==> flow/design.v <==
module aluCPU(
    input [15:0] data1,  
    input [15:0] data2,  
    input [1:0] sel,  
    output reg [15:0] result
); 
    parameter [1:0] 
        SUM = 2'b00,
        SUB = 2'b01,
        MUL = 2'b10;
    reg [31:0] mul_full;  
    always @(*) begin
        case(sel)
            SUM: begin
                result = data1 + data2;
            end
            SUB: begin
                result = data1 - data2;
            end
            MUL: begin
                mul_full = $signed(data1) * $signed(data2);  
                result = mul_full[15:0];  
            end
            default: result = 16'd0;  
        endcase 
    end 
endmodule 
module memoryCPU (
    input clock,
    input reset,  
    input regWrite,               
    input [3:0] write_reg_addr,   
    input [15:0] write_data,      
    input [3:0] read_reg_addr_1, 
    input [3:0] read_reg_addr_2, 
    output [15:0] read_data_1,    
    output [15:0] read_data_2     
);
    reg [15:0] register [0:15];  
    integer i;
    always @ (posedge clock or negedge reset) begin
        if (~reset) begin
            for (i = 0; i < 16; i = i + 1) begin
                register[i] <= 16'd0;
            end
        end
        else if (regWrite) begin   
            register[write_reg_addr] <= write_data;
        end
    end
    assign read_data_1 = register[read_reg_addr_1]; 
    assign read_data_2 = register[read_reg_addr_2];
endmodule
module lcd_controller (
    input clk,
    input reset_n,           
    input rst_n,             
    input start,            
    input [2:0] opcode,     
    input [3:0] reg_idx,    
    input signed [15:0] value, 
    output reg [7:0] lcd_data,
    output reg lcd_rs,      
    output wire lcd_rw,      
    output reg lcd_en,      
    output wire lcd_on,     
    output wire lcd_blon    
);
    assign lcd_rw = 1'b0; 
    assign lcd_on   = (state != STATE_IDLE);
    assign lcd_blon = (state != STATE_IDLE);
    localparam STATE_IDLE = 0, STATE_INIT = 1, STATE_READY = 2, 
               STATE_WRITE_LINE1 = 3, STATE_LINE2_ADDR = 4, STATE_WRITE_LINE2 = 5;
    reg [3:0] state; 
    reg [5:0] char_index; 
    reg [19:0] counter;
    reg wait_flag;
    reg [2:0] op_store;
    reg [3:0] reg_store;
    reg signed [15:0] val_store;
    reg first_boot; 
    reg [15:0] unsigned_val;
    reg is_negative;
    reg [3:0] digit_10000, digit_1000, digit_100, digit_10, digit_1;
    reg prev_reset_n;        
    reg system_active;       
    function [7:0] init_cmds(input [5:0] idx);
        case(idx)
            6'd0: init_cmds = 8'h38;
            6'd1: init_cmds = 8'h38;
            6'd2: init_cmds = 8'h0C;
            6'd3: init_cmds = 8'h01;
            6'd4: init_cmds = 8'h06;
            default: init_cmds = 8'h00;
        endcase
    endfunction
    function [39:0] get_op_string(input [2:0] op);
        case(op)
            3'b000: get_op_string = "LOAD ";
            3'b001: get_op_string = "ADD  ";
            3'b010: get_op_string = "ADDI ";
            3'b011: get_op_string = "SUB  ";
            3'b100: get_op_string = "SUBI ";
            3'b101: get_op_string = "MUL  ";
            3'b110: get_op_string = "CLEAR";
            3'b111: get_op_string = "DPL  ";
            default: get_op_string = "ERR  ";
        endcase
    endfunction
    always @(posedge clk) begin
      if (!rst_n) begin
        system_active <= 0;
        prev_reset_n <= 1;
        state <= STATE_IDLE;
        lcd_en <= 0;
      end else begin
        prev_reset_n <= reset_n;
        if (prev_reset_n == 1'b1 && reset_n == 1'b0) begin
            system_active <= ~system_active; 
        end
        if (system_active == 1'b0) begin
            state <= STATE_IDLE;
            lcd_en <= 0;
            wait_flag <= 0;
            counter <= 0;
            char_index <= 0;
            first_boot <= 1;  
        end 
        else begin
            if (state == STATE_IDLE) begin
                state <= STATE_INIT;
                char_index <= 0;
                wait_flag <= 0;
                first_boot <= 1;
            end
            else if (wait_flag) begin
                if (counter < 20'd2000) begin 
                    counter <= counter + 1;
                    if (counter == 20'd40) lcd_en <= 0; 
                end else begin
                    wait_flag <= 0;
                    counter <= 0;
                end
            end else begin
                case (state)
                    STATE_INIT: begin
                        lcd_rs <= 0;
                        lcd_data <= init_cmds(char_index);
                        lcd_en <= 1; 
                        wait_flag <= 1;
                        if (char_index < 4) 
                            char_index <= char_index + 1;
                        else begin
                            char_index <= 0;
                            op_store <= 3'b000;
                            reg_store <= 4'b0000;
                            val_store <= 16'd0;
                            unsigned_val <= 16'd0;
                            is_negative <= 0;
                            state <= STATE_WRITE_LINE1; 
                        end
                    end
                    STATE_READY: begin
                        if (start) begin
                            op_store <= opcode;
                            reg_store <= reg_idx;
                            val_store <= value;
                            if (value < 0) begin
                                is_negative <= 1;
                                unsigned_val <= -value;
                            end else begin
                                is_negative <= 0;
                                unsigned_val <= value;
                            end
                            lcd_rs <= 0;
                            lcd_data <= 8'h01; 
                            lcd_en <= 1;
                            wait_flag <= 1;
                            state <= STATE_WRITE_LINE1;
                            char_index <= 0;
                        end
                    end
                    STATE_WRITE_LINE1: begin
                        digit_10000 <= (unsigned_val / 10000) % 10;
                        digit_1000  <= (unsigned_val / 1000) % 10;
                        digit_100   <= (unsigned_val / 100) % 10;
                        digit_10    <= (unsigned_val / 10) % 10;
                        digit_1     <= (unsigned_val) % 10;
                        lcd_rs <= 1;
                        lcd_en <= 1;
                        wait_flag <= 1;
                        if (char_index < 5) begin
                            if (first_boot)
                                lcd_data <= " "; 
                            else
                                lcd_data <= get_op_string(op_store) >> (8 * (4 - char_index));
                        end 
                        else begin
                            if (op_store == 3'b110 && !first_boot) begin
                                lcd_data <= " ";
                            end else begin
                                if (char_index == 5) lcd_data <= " ";
                                else if (char_index == 6) lcd_data <= "[";
                                else if (char_index >= 7 && char_index <= 10) 
                                    lcd_data <= reg_store[10 - char_index] ? "1" : "0";
                                else if (char_index == 11) lcd_data <= "]";
                            end
                        end
                        if (char_index < 11)
                            char_index <= char_index + 1;
                        else begin
                            char_index <= 0;
                            if (op_store == 3'b110 && !first_boot) begin
                                state <= STATE_READY;
                            end else begin
                                state <= STATE_LINE2_ADDR;
                            end
                        end
                    end
                    STATE_LINE2_ADDR: begin
                        lcd_rs <= 0;
                        lcd_data <= 8'hC0;
                        lcd_en <= 1;
                        wait_flag <= 1;
                        state <= STATE_WRITE_LINE2;
                    end
                    STATE_WRITE_LINE2: begin
                        lcd_rs <= 1;
                        lcd_en <= 1;
                        wait_flag <= 1;
                        case(char_index)
                            0: lcd_data <= is_negative ? "-" : "+";
                            1: lcd_data <= 8'h30 + digit_10000;
                            2: lcd_data <= 8'h30 + digit_1000;
                            3: lcd_data <= 8'h30 + digit_100;
                            4: lcd_data <= 8'h30 + digit_10;
                            5: lcd_data <= 8'h30 + digit_1;
                        endcase
                        if (char_index < 5)
                            char_index <= char_index + 1;
                        else begin
                            first_boot <= 0;
                            state <= STATE_READY;
                        end
                    end
                endcase
            end
        end
      end
    end
endmodule
module miniCPU (
    input [17:0] switches,  
    input ligar,       
    input enviar,      
    input clk,         
    input rst_n,       
    output [7:0] LCD_DATA,
    output LCD_RS,
    output LCD_RW,
    output LCD_EN,
    output LCD_ON,
    output LCD_BLON
);
    wire [2:0] opcode = switches [17:15];
    wire [3:0] reg_dest = switches [14:11];
    wire [3:0] reg_input1 = switches[10:7];
    wire [3:0] reg_input2 = switches [6:3];
    wire signal = switches[6];
    wire [15:0] imediato_module = {10'd0, switches[5:0]};
    wire [15:0] imediato = (signal) ? (-imediato_module) : imediato_module;
    wire [15:0] mem_read_data1;
    wire [15:0] mem_read_data2;
    wire [15:0] alu_result;
    reg write_enable;
    reg [15:0] mem_write;
    reg [1:0] alu_selector;
    reg [15:0] alu_input_2;
    reg soft_reset; 
    wire memory_reset_signal = ligar & ~soft_reset;  
    parameter [2:0] LOAD = 3'b000, ADD = 3'b001, ADDI = 3'b010, SUB = 3'b011,
                    SUBI = 3'b100, MUL = 3'b101, CLEAR = 3'b110, DISPLAY = 3'b111;                   
    memoryCPU Memo (
        .clock(clk),
        .reset(memory_reset_signal),
        .regWrite(write_enable),
        .write_reg_addr(reg_dest),
        .write_data(mem_write),
        .read_reg_addr_1(reg_input1),
        .read_reg_addr_2(reg_input2),
        .read_data_1(mem_read_data1),
        .read_data_2(mem_read_data2)
    );
    aluCPU ALU (
        .data1(mem_read_data1),
        .data2(alu_input_2),
        .sel(alu_selector),
        .result(alu_result)
    );
    reg lcd_start_signal;
    reg [15:0] lcd_value_reg;
    reg [3:0] lcd_reg_idx;
    wire [3:0] current_lcd_reg_idx = (opcode == DISPLAY) ? reg_input1 : reg_dest;
    reg [15:0] current_lcd_value;
    lcd_controller LCD (
        .clk(clk),
        .reset_n(ligar),
        .rst_n(rst_n),
        .start(lcd_start_signal),
        .opcode(opcode),
        .reg_idx(lcd_reg_idx),   
        .value(lcd_value_reg),  
        .lcd_data(LCD_DATA),
        .lcd_rs(LCD_RS),
        .lcd_rw(LCD_RW),
        .lcd_en(LCD_EN),
        .lcd_on(LCD_ON),
        .lcd_blon(LCD_BLON)
    );
    always @(*) begin
        if (opcode == LOAD)
            current_lcd_value = imediato;
        else if (opcode == DISPLAY)
            current_lcd_value = mem_read_data1;
        else
            current_lcd_value = alu_result;
    end
    reg [2:0] state;
    parameter [2:0] IDLE = 3'd0, EXECUTE = 3'd1, WRITE = 3'd2, WAIT_RELEASE = 3'd3;                 
    always @(posedge clk or negedge ligar) begin 
        if (~ligar) begin
            state <= IDLE;
            write_enable <= 0;
            soft_reset <= 0;
            lcd_start_signal <= 0;
        end
        else begin
            case(state)
                IDLE: begin  
                    write_enable <= 0;
                    soft_reset <= 0;
                    lcd_start_signal <= 0;  
                    if (!enviar) begin
                        state <= EXECUTE;
                    end
                end
                EXECUTE: begin  
                    state <= WRITE;
                end
                WRITE: begin  
                    lcd_start_signal <= 1;  
                    if (opcode == CLEAR) begin
                        soft_reset <= 1;
                        write_enable <= 0;
                    end
                    else if (opcode != DISPLAY) begin
                        write_enable <= 1;
                    end
                    state <= WAIT_RELEASE;
                end
                WAIT_RELEASE: begin  
                    write_enable <= 0;  
                    soft_reset <= 0;  
                    lcd_start_signal <= 0;  
                    if (enviar) begin  
                        state <= IDLE;  
                    end
                end
            endcase
        end
    end
    always @(posedge clk) begin
        if (state == EXECUTE) begin
            case(opcode)
                ADD: begin alu_selector <= 2'b00; alu_input_2 <= mem_read_data2; end
                ADDI: begin alu_selector <= 2'b00; alu_input_2 <= imediato; end
                SUB: begin alu_selector <= 2'b01; alu_input_2 <= mem_read_data2; end
                SUBI: begin alu_selector <= 2'b01; alu_input_2 <= imediato; end
                MUL: begin alu_selector <= 2'b10; alu_input_2 <= imediato; end
                default: begin alu_selector <= 2'b00; alu_input_2 <= 16'd0; end
            endcase
        end
        if (state == WRITE) begin
            lcd_reg_idx <= current_lcd_reg_idx;
            lcd_value_reg <= current_lcd_value;
            if (opcode != CLEAR && opcode != DISPLAY) begin
                if (opcode == LOAD)
                    mem_write <= imediato;
                else
                    mem_write <= alu_result;
            end
        end
    end
endmodule
Hand-over note for miniCPU

Step by step through the tools: miniCPU
Each step is given for the RTL above and for the edited RTL.
"before" refers to lines of the RTL above, "after" to lines of the edited file.
"delta": "after" minus "before" as printed here.
{"block": "inputs", "top": "miniCPU", "clk_port": "clk", "cell_library": "sky130hd", "pvt_corner": "tt_025C_1v80"}

Diff
The edit as a unified diff against the file above.
This change comes from a script, not from a designer. The edited design behaves differently; no optimisation was intended.
begin of diff
@@ -260,7 +260,11 @@
     output LCD_RW,
     output LCD_EN,
-    output LCD_ON,
+    output LCD_ON_ext,
     output LCD_BLON
 );
+    wire LCD_ON;
+    reg LCD_ON_s1;
+    always @(posedge clk) LCD_ON_s1 <= LCD_ON;
+    assign LCD_ON_ext = LCD_ON_s1;
     wire [2:0] opcode = switches [17:15];
     wire [3:0] reg_dest = switches [14:11];
end of diff

Word-level counts
Counts by Yosys on the flattened word-level netlist (proc, flatten, opt, wreduce). Print and check cells are left out. Cells with the same type and inputs are merged into one.
Memory sizes are those after Yosys's memory passes, which may raise the word count (mostly to a power of two), join words into wider ones and drop unused or constant bits.
{"block": "bits", "item": "regBits", "before": 404, "after": 405, "delta": 1}
{"block": "bits", "item": "romBits", "before": 184, "after": 184, "delta": 0}
{"block": "bits", "item": "clocked_rd_ports_x_width", "before": 23, "after": 23, "delta": 0}
{"block": "bits", "item": "mem_count", "before": 1, "after": 1, "delta": 0}
{"block": "bits", "item": "inputBits", "before": 22, "after": 22, "delta": 0}
{"block": "bits", "item": "out_inout_bits", "before": 13, "after": 13, "delta": 0}
{"block": "bits", "item": "wordCells", "before": 331, "after": 332, "delta": 1}
{"block": "memory_table", "item": "mem_shapes", "before": "8 x 23 bit 1R0W", "after": "8 x 23 bit 1R0W"}
{"block": "classes", "item": "addsub", "before": 13, "after": 13, "delta": 0}
{"block": "classes", "item": "mul", "before": 1, "after": 1, "delta": 0}
{"block": "classes", "item": "n_div", "before": 9, "after": 9, "delta": 0}
{"block": "classes", "item": "compare", "before": 7, "after": 7, "delta": 0}
{"block": "classes", "item": "eq_ne", "before": 99, "after": 99, "delta": 0}
{"block": "classes", "item": "shifts", "before": 2, "after": 2, "delta": 0}
{"block": "classes", "item": "mux", "before": 85, "after": 85, "delta": 0}
{"block": "classes", "item": "n_logic", "before": 7, "after": 7, "delta": 0}
{"block": "classes", "item": "reduce_logical", "before": 62, "after": 62, "delta": 0}
Unchanged operator kinds not shown: 89.

Depth
Yosys ltp: most cells in a row. Word level: on the elaborated netlist, between registers, memories and ports. Mapped: between sequential cells and ports; inverters and the memories' decode and read muxes count.
{"block": "logic_depth", "item": "depth_word", "before": 11, "after": 11, "delta": 0}
{"block": "logic_depth", "item": "ABC_AREA", "before": "0", "after": "0"}
{"block": "logic_depth", "item": "depth_mapped", "before": 45, "after": 45, "delta": 0}
{"block": "logic_depth", "item": "ltp_nobuf", "before": 41, "after": 41, "delta": 0}

Netlist
Source: synth_stat.txt of the flow (Yosys; design flattened, memories mapped). It holds for the ABC_AREA given above (unset counts as 0); a run with the other value may have another netlist.
{"block": "types", "cell_type": "sky130_fd_sc_hd__dfxtp_1", "before": 25, "after": 26, "delta": 1}
{"block": "types", "cell_type": "sky130_fd_sc_hd__buf_4", "before": 10, "after": 9, "delta": -1}
Unchanged cell types not shown: 119.
{"block": "synth_totals", "item": "cell_count", "before": 3892, "after": 3892, "delta": 0}
{"block": "synth_totals", "item": "synth_area_um2", "before": 35056.1, "after": 35068.6, "delta": 12.5}
{"block": "synth_totals", "item": "flip_flops", "before": 422, "after": 423, "delta": 1}
The figures by module come from a second, unflattened synthesis with its own total; it is not the netlist above.
{"block": "hier_totals", "item": "cells_unflattened", "before": 4035, "after": 4036, "delta": 1}
{"block": "hier_totals", "item": "hier_area_um2", "before": 36293.6, "after": 36313.6, "delta": 20.0}
Rows give one instance, submodules left out.
{"block": "modules_before", "module": "lcd_controller", "instances": 1, "cells": 1954, "mod_area_um2": 14153.6}
{"block": "modules_before", "module": "memoryCPU", "instances": 1, "cells": 1204, "mod_area_um2": 14013.4}
{"block": "modules_before", "module": "aluCPU", "instances": 1, "cells": 670, "mod_area_um2": 5342.6}
{"block": "modules_before", "module": "miniCPU", "instances": 1, "cells": 207, "mod_area_um2": 2783.9}
{"block": "modules_after", "module": "lcd_controller", "instances": 1, "cells": 1954, "mod_area_um2": 14153.6}
{"block": "modules_after", "module": "memoryCPU", "instances": 1, "cells": 1204, "mod_area_um2": 14013.4}
{"block": "modules_after", "module": "aluCPU", "instances": 1, "cells": 670, "mod_area_um2": 5342.6}
{"block": "modules_after", "module": "miniCPU", "instances": 1, "cells": 208, "mod_area_um2": 2803.9}

Path before layout
Path of least setup slack by OpenSTA after synthesis, without wires, with an ideal clock, recovery checks aside; 20% of the period is set as input and as output delay. Where synthesis merged equal registers, the netlist keeps one of their names.
{"block": "synth_timing", "item": "path_type", "before": "in2reg", "after": "in2reg"}
{"block": "synth_timing", "item": "startpoint", "before": "in switches[8]", "after": "in switches[8]"}
{"block": "synth_timing", "item": "endpoint", "before": "reg lcd_value_reg[15]", "after": "reg lcd_value_reg[15]"}
{"block": "synth_timing", "item": "period_ns", "before": 20.0, "after": 20.0, "delta": 0.0}
{"block": "synth_timing", "item": "input_delay_ns", "before": 4.000, "after": 4.000, "delta": 0.000}
{"block": "synth_timing", "item": "setup_ns", "before": 0.267, "after": 0.267, "delta": 0.000}
{"block": "synth_timing", "item": "arrival_ns", "before": 10.575, "after": 10.575, "delta": 0.000}
{"block": "synth_timing", "item": "t_required_ns", "before": 19.733, "after": 19.733, "delta": 0.000}
{"block": "synth_timing", "item": "setup_slack_ns", "before": 9.159, "after": 9.159, "delta": 0.000}
{"block": "synth_timing", "item": "delay_ns", "before": 6.842, "after": 6.842, "delta": 0.000}
{"block": "synth_timing", "item": "stages", "before": 32, "after": 32, "delta": 0}
{"block": "synth_timing", "item": "synth_period_reached_ns", "before": 10.841, "after": 10.841, "delta": 0.000}
"delay_ns" is the arrival time less input delay plus setup time.
"stages": output pins that drive a net of the path, with the launching flip-flop's if there is one; two outputs of one cell count as two.
"synth_period_reached_ns" = period - worst setup slack (recovery checks aside). The figure is calculated, with input and output delays left at 20% of the set period.
Between the ends stands the longest chain of elaborated cells between them, by number of cells; it is not shown to be the way that was timed. Of several equally long chains one is given.
Each line given opens the expression or statement behind the cell; cells for indexed reads and writes are added by Yosys, which also makes memories of some case tables.
{"block": "synth_between_before", "path_cell_list": "sky130_fd_sc_hd__clkbuf_1 -> sky130_fd_sc_hd__nand2b_1 -> sky130_fd_sc_hd__nor3_1 -> sky130_fd_sc_hd__clkbuf_1 -> sky130_fd_sc_hd__a22oi_1 -> sky130_fd_sc_hd__nand4_1 -> sky130_fd_sc_hd__o22a_1 -> sky130_fd_sc_hd__clkbuf_1 -> sky130_fd_sc_hd__nand2_1 -> sky130_fd_sc_hd__fa_1 -> sky130_fd_sc_hd__inv_1 -> sky130_fd_sc_hd__fa_1 -> sky130_fd_sc_hd__ha_1 -> sky130_fd_sc_hd__inv_1 -> sky130_fd_sc_hd__fa_1 -> sky130_fd_sc_hd__fa_1 -> sky130_fd_sc_hd__fa_1 -> sky130_fd_sc_hd__inv_1 -> sky130_fd_sc_hd__ha_1 -> sky130_fd_sc_hd__inv_1 -> sky130_fd_sc_hd__o21bai_1 -> sky130_fd_sc_hd__a21oi_1 -> sky130_fd_sc_hd__o21bai_1 -> sky130_fd_sc_hd__a21oi_1 -> sky130_fd_sc_hd__o21bai_1 -> sky130_fd_sc_hd__a21o_1 -> sky130_fd_sc_hd__a21oi_1 -> sky130_fd_sc_hd__xnor2_1 -> sky130_fd_sc_hd__a22oi_1 -> sky130_fd_sc_hd__nand2_1 -> sky130_fd_sc_hd__o21ai_0 -> sky130_fd_sc_hd__o21ai_0", "elab_chain_cells": 6}
{"block": "synth_lines_before", "item": "from (decl)", "line": 253, "rtl": "input [17:0] switches,"}
{"block": "synth_lines_before", "item": "== test 4 bit", "line": 51, "rtl": "assign read_data_1 = register[read_reg_addr_1];"}
{"block": "synth_lines_before", "item": "parallel mux 16 bit (select 16 bit)", "line": 51}
{"block": "synth_lines_before", "item": "multiplier 16 x 16 -> 16 bit", "line": 21, "rtl": "mul_full = $signed(data1) * $signed(data2);"}
{"block": "synth_lines_before", "item": "parallel mux 16 bit (select 3 bit)", "line": 13, "rtl": "case(sel)"}
{"block": "synth_lines_before", "item": "two-way mux 16 bit", "line": 323, "rtl": "else if (opcode == DISPLAY)"}
{"block": "synth_lines_before", "item": "two-way mux 16 bit", "line": 321, "rtl": "if (opcode == LOAD)"}
{"block": "synth_lines_before", "item": "to (assign)", "line": 385, "rtl": "lcd_value_reg <= current_lcd_value;"}
{"block": "synth_lines_before", "item": "to (decl)", "line": 301, "rtl": "reg [15:0] lcd_value_reg;"}
{"block": "synth_between_after", "path_cell_list": "sky130_fd_sc_hd__clkbuf_1 -> sky130_fd_sc_hd__nand2b_1 -> sky130_fd_sc_hd__nor3_1 -> sky130_fd_sc_hd__clkbuf_1 -> sky130_fd_sc_hd__a22oi_1 -> sky130_fd_sc_hd__nand4_1 -> sky130_fd_sc_hd__o22a_1 -> sky130_fd_sc_hd__clkbuf_1 -> sky130_fd_sc_hd__nand2_1 -> sky130_fd_sc_hd__fa_1 -> sky130_fd_sc_hd__inv_1 -> sky130_fd_sc_hd__fa_1 -> sky130_fd_sc_hd__ha_1 -> sky130_fd_sc_hd__inv_1 -> sky130_fd_sc_hd__fa_1 -> sky130_fd_sc_hd__fa_1 -> sky130_fd_sc_hd__fa_1 -> sky130_fd_sc_hd__inv_1 -> sky130_fd_sc_hd__ha_1 -> sky130_fd_sc_hd__inv_1 -> sky130_fd_sc_hd__o21bai_1 -> sky130_fd_sc_hd__a21oi_1 -> sky130_fd_sc_hd__o21bai_1 -> sky130_fd_sc_hd__a21oi_1 -> sky130_fd_sc_hd__o21bai_1 -> sky130_fd_sc_hd__a21o_1 -> sky130_fd_sc_hd__a21oi_1 -> sky130_fd_sc_hd__xnor2_1 -> sky130_fd_sc_hd__a22oi_1 -> sky130_fd_sc_hd__nand2_1 -> sky130_fd_sc_hd__o21ai_0 -> sky130_fd_sc_hd__o21ai_0", "elab_chain_cells": 6}
{"block": "synth_lines_after", "item": "from (decl)", "line": 253, "rtl": "input [17:0] switches,"}
{"block": "synth_lines_after", "item": "== test 4 bit", "line": 51, "rtl": "assign read_data_1 = register[read_reg_addr_1];"}
{"block": "synth_lines_after", "item": "parallel mux 16 bit (select 16 bit)", "line": 51}
{"block": "synth_lines_after", "item": "multiplier 16 x 16 -> 16 bit", "line": 21, "rtl": "mul_full = $signed(data1) * $signed(data2);"}
{"block": "synth_lines_after", "item": "parallel mux 16 bit (select 3 bit)", "line": 13, "rtl": "case(sel)"}
{"block": "synth_lines_after", "item": "two-way mux 16 bit", "line": 327, "rtl": "else if (opcode == DISPLAY)"}
{"block": "synth_lines_after", "item": "two-way mux 16 bit", "line": 325, "rtl": "if (opcode == LOAD)"}
{"block": "synth_lines_after", "item": "to (assign)", "line": 389, "rtl": "lcd_value_reg <= current_lcd_value;"}
{"block": "synth_lines_after", "item": "to (decl)", "line": 305, "rtl": "reg [15:0] lcd_value_reg;"}

Worst path after layout
Path of least setup slack in the final report of the runs of pair A (OpenROAD, finished layout, wires in). Where an end is a register, its clock arrival counts in the times.
{"block": "layout_timing", "item": "path_type", "before": "reg2reg", "after": "reg2reg"}
{"block": "layout_timing", "item": "startpoint", "before": "reg LCD.unsigned_val[13]", "after": "reg LCD.unsigned_val[13]"}
{"block": "layout_timing", "item": "endpoint", "before": "reg LCD.digit_10[3]", "after": "reg LCD.digit_10[3]"}
{"block": "layout_timing", "item": "period_ns", "before": 20.0, "after": 20.0, "delta": 0.0}
{"block": "layout_timing", "item": "setup_ns", "before": 0.20, "after": 0.19, "delta": -0.01}
{"block": "layout_timing", "item": "arrival_ns", "before": 12.20, "after": 11.93, "delta": -0.27}
{"block": "layout_timing", "item": "t_required_ns", "before": 20.37, "after": 20.39, "delta": 0.02}
{"block": "layout_timing", "item": "setup_slack_ns", "before": 8.18, "after": 8.45, "delta": 0.27}
{"block": "layout_timing", "item": "stages", "before": 32, "after": 33, "delta": 1}
Between the ends stands the longest chain of elaborated cells between them, by number of cells; it is not shown to be the way that was timed. Of several equally long chains one is given.
A register here has more assigning lines than the two given.
{"block": "layout_between_before", "path_cell_list": "sky130_fd_sc_hd__edfxtp_1 -> sky130_fd_sc_hd__buf_4 -> sky130_fd_sc_hd__nor2_4 -> sky130_fd_sc_hd__inv_2 -> sky130_fd_sc_hd__ha_1 -> sky130_fd_sc_hd__nor2b_1 -> sky130_fd_sc_hd__a22oi_1 -> sky130_fd_sc_hd__o221ai_1 -> sky130_fd_sc_hd__a31o_2 -> sky130_fd_sc_hd__o2111a_1 -> sky130_fd_sc_hd__o21ai_4 -> sky130_fd_sc_hd__nor4_4 -> sky130_fd_sc_hd__xnor2_1 -> sky130_fd_sc_hd__or3_1 -> sky130_fd_sc_hd__a22oi_4 -> sky130_fd_sc_hd__a211oi_2 -> sky130_fd_sc_hd__or3_1 -> sky130_fd_sc_hd__nor4_2 -> sky130_fd_sc_hd__o31a_2 -> sky130_fd_sc_hd__o31ai_1 -> sky130_fd_sc_hd__nand2_1 -> sky130_fd_sc_hd__nand3_1 -> sky130_fd_sc_hd__nor2_1 -> sky130_fd_sc_hd__xnor2_1 -> sky130_fd_sc_hd__a21oi_1 -> sky130_fd_sc_hd__nand3b_1 -> sky130_fd_sc_hd__a2111oi_2 -> sky130_fd_sc_hd__nand3_1 -> sky130_fd_sc_hd__maj3_1 -> sky130_fd_sc_hd__a221o_1 -> sky130_fd_sc_hd__nor2b_1 -> sky130_fd_sc_hd__xnor2_1", "elab_chain_cells": 2}
{"block": "layout_lines_before", "item": "from (decl)", "line": 82, "rtl": "reg [15:0] unsigned_val;"}
{"block": "layout_lines_before", "item": "from (assign)", "line": 170, "rtl": "unsigned_val <= -value;"}
{"block": "layout_lines_before", "item": "from (assign)", "line": 173, "rtl": "unsigned_val <= value;"}
{"block": "layout_lines_before", "item": "divider 16 x 4 -> 32 bit", "line": 187, "rtl": "digit_10    <= (unsigned_val / 10) % 10;"}
{"block": "layout_lines_before", "item": "remainder unit 32 x 4 -> 32 bit", "line": 187}
{"block": "layout_lines_before", "item": "to (assign)", "line": 187}
{"block": "layout_lines_before", "item": "to (decl)", "line": 84, "rtl": "reg [3:0] digit_10000, digit_1000, digit_100, digit_10, digit_1;"}
{"block": "layout_between_after", "path_cell_list": "sky130_fd_sc_hd__edfxtp_1 -> sky130_fd_sc_hd__buf_4 -> sky130_fd_sc_hd__nor2_4 -> sky130_fd_sc_hd__inv_2 -> sky130_fd_sc_hd__ha_1 -> sky130_fd_sc_hd__nor2b_1 -> sky130_fd_sc_hd__a22oi_1 -> sky130_fd_sc_hd__o221a_2 -> sky130_fd_sc_hd__a311o_2 -> sky130_fd_sc_hd__o21ai_2 -> sky130_fd_sc_hd__a2111o_1 -> sky130_fd_sc_hd__nand4_1 -> sky130_fd_sc_hd__nand2_1 -> sky130_fd_sc_hd__a41oi_1 -> sky130_fd_sc_hd__a22oi_4 -> sky130_fd_sc_hd__nand2_1 -> sky130_fd_sc_hd__o21ai_1 -> sky130_fd_sc_hd__a41oi_1 -> sky130_fd_sc_hd__nor4_1 -> sky130_fd_sc_hd__o21ai_1 -> sky130_fd_sc_hd__nor2_1 -> sky130_fd_sc_hd__nand3_1 -> sky130_fd_sc_hd__o31ai_4 -> sky130_fd_sc_hd__nand3b_1 -> sky130_fd_sc_hd__nor4_2 -> sky130_fd_sc_hd__buf_4 -> sky130_fd_sc_hd__o21ai_1 -> sky130_fd_sc_hd__a2111oi_2 -> sky130_fd_sc_hd__nand3_1 -> sky130_fd_sc_hd__maj3_1 -> sky130_fd_sc_hd__a221o_1 -> sky130_fd_sc_hd__nor2b_1 -> sky130_fd_sc_hd__xnor2_1", "elab_chain_cells": 2}
{"block": "layout_lines_after", "item": "from (decl)", "line": 82, "rtl": "reg [15:0] unsigned_val;"}
{"block": "layout_lines_after", "item": "from (assign)", "line": 170, "rtl": "unsigned_val <= -value;"}
{"block": "layout_lines_after", "item": "from (assign)", "line": 173, "rtl": "unsigned_val <= value;"}
{"block": "layout_lines_after", "item": "divider 16 x 4 -> 32 bit", "line": 187, "rtl": "digit_10    <= (unsigned_val / 10) % 10;"}
{"block": "layout_lines_after", "item": "remainder unit 32 x 4 -> 32 bit", "line": 187}
{"block": "layout_lines_after", "item": "to (assign)", "line": 187}
{"block": "layout_lines_after", "item": "to (decl)", "line": 84, "rtl": "reg [3:0] digit_10000, digit_1000, digit_100, digit_10, digit_1;"}

Flow runs
Runs of the flow (Yosys, OpenROAD) on both versions; the two runs of a pair have the same settings. The constraints put input and output delay at 20% of the set period each and load the outputs with 0.01 pF.
{"block": "flow_settings_pair_A", "CORE_UTILIZATION": 40, "period_ns": 20.0, "CAP_MARGIN": 20, "CORE_MARGIN": 2, "SLEW_MARGIN": 20}
{"block": "measured_pair_A", "item": "yosys_chip_area_um2", "before": 35056.1, "after": 35068.6, "delta": 12.5}
{"block": "measured_pair_A", "item": "dieArea_um2", "before": 90024.0, "after": 90057.0, "delta": 33.0}
{"block": "measured_pair_A", "item": "finalCellArea_um2", "before": 38059.0, "after": 38060.3, "delta": 1.3}
{"block": "measured_pair_A", "item": "final_setup_ws_ns", "before": 8.177, "after": 8.452, "delta": 0.275}
{"block": "measured_pair_A", "item": "fin_power_uw", "before": 3901, "after": 3972, "delta": 71}
{"block": "measured_pair_A", "item": "period_less_ws_ns", "before": 11.823, "after": 11.548, "delta": -0.275}
{"block": "flow_settings_pair_B", "CORE_UTILIZATION": 29, "GPL_TIMING_DRIVEN": 0, "PLACE_DENSITY_LB_ADDON": 0.19, "TNS_END_PERCENT": 45, "period_ns": 12.1, "CAP_MARGIN": 20, "CORE_MARGIN": 2, "SLEW_MARGIN": 20}
{"block": "measured_pair_B", "item": "yosys_chip_area_um2", "before": 35056.1, "after": 35068.6, "delta": 12.5}
{"block": "measured_pair_B", "item": "dieArea_um2", "before": 123679.0, "after": 123725.0, "delta": 46.0}
{"block": "measured_pair_B", "item": "finalCellArea_um2", "before": 39724.3, "after": 39645.5, "delta": -78.8}
{"block": "measured_pair_B", "item": "final_setup_ws_ns", "before": 0.211, "after": 0.369, "delta": 0.158}
{"block": "measured_pair_B", "item": "fin_power_uw", "before": 6936, "after": 6846, "delta": -90}
{"block": "measured_pair_B", "item": "period_less_ws_ns", "before": 11.889, "after": 11.731, "delta": -0.158}
By "period_less_ws_ns" is meant the clock period of the run minus its worst setup slack. This is arithmetic on one report: input and output delays are still those of the set period (20% each).
"fin_power_uw" is the tool's figure for a default switching activity; nothing was simulated.

End of note.
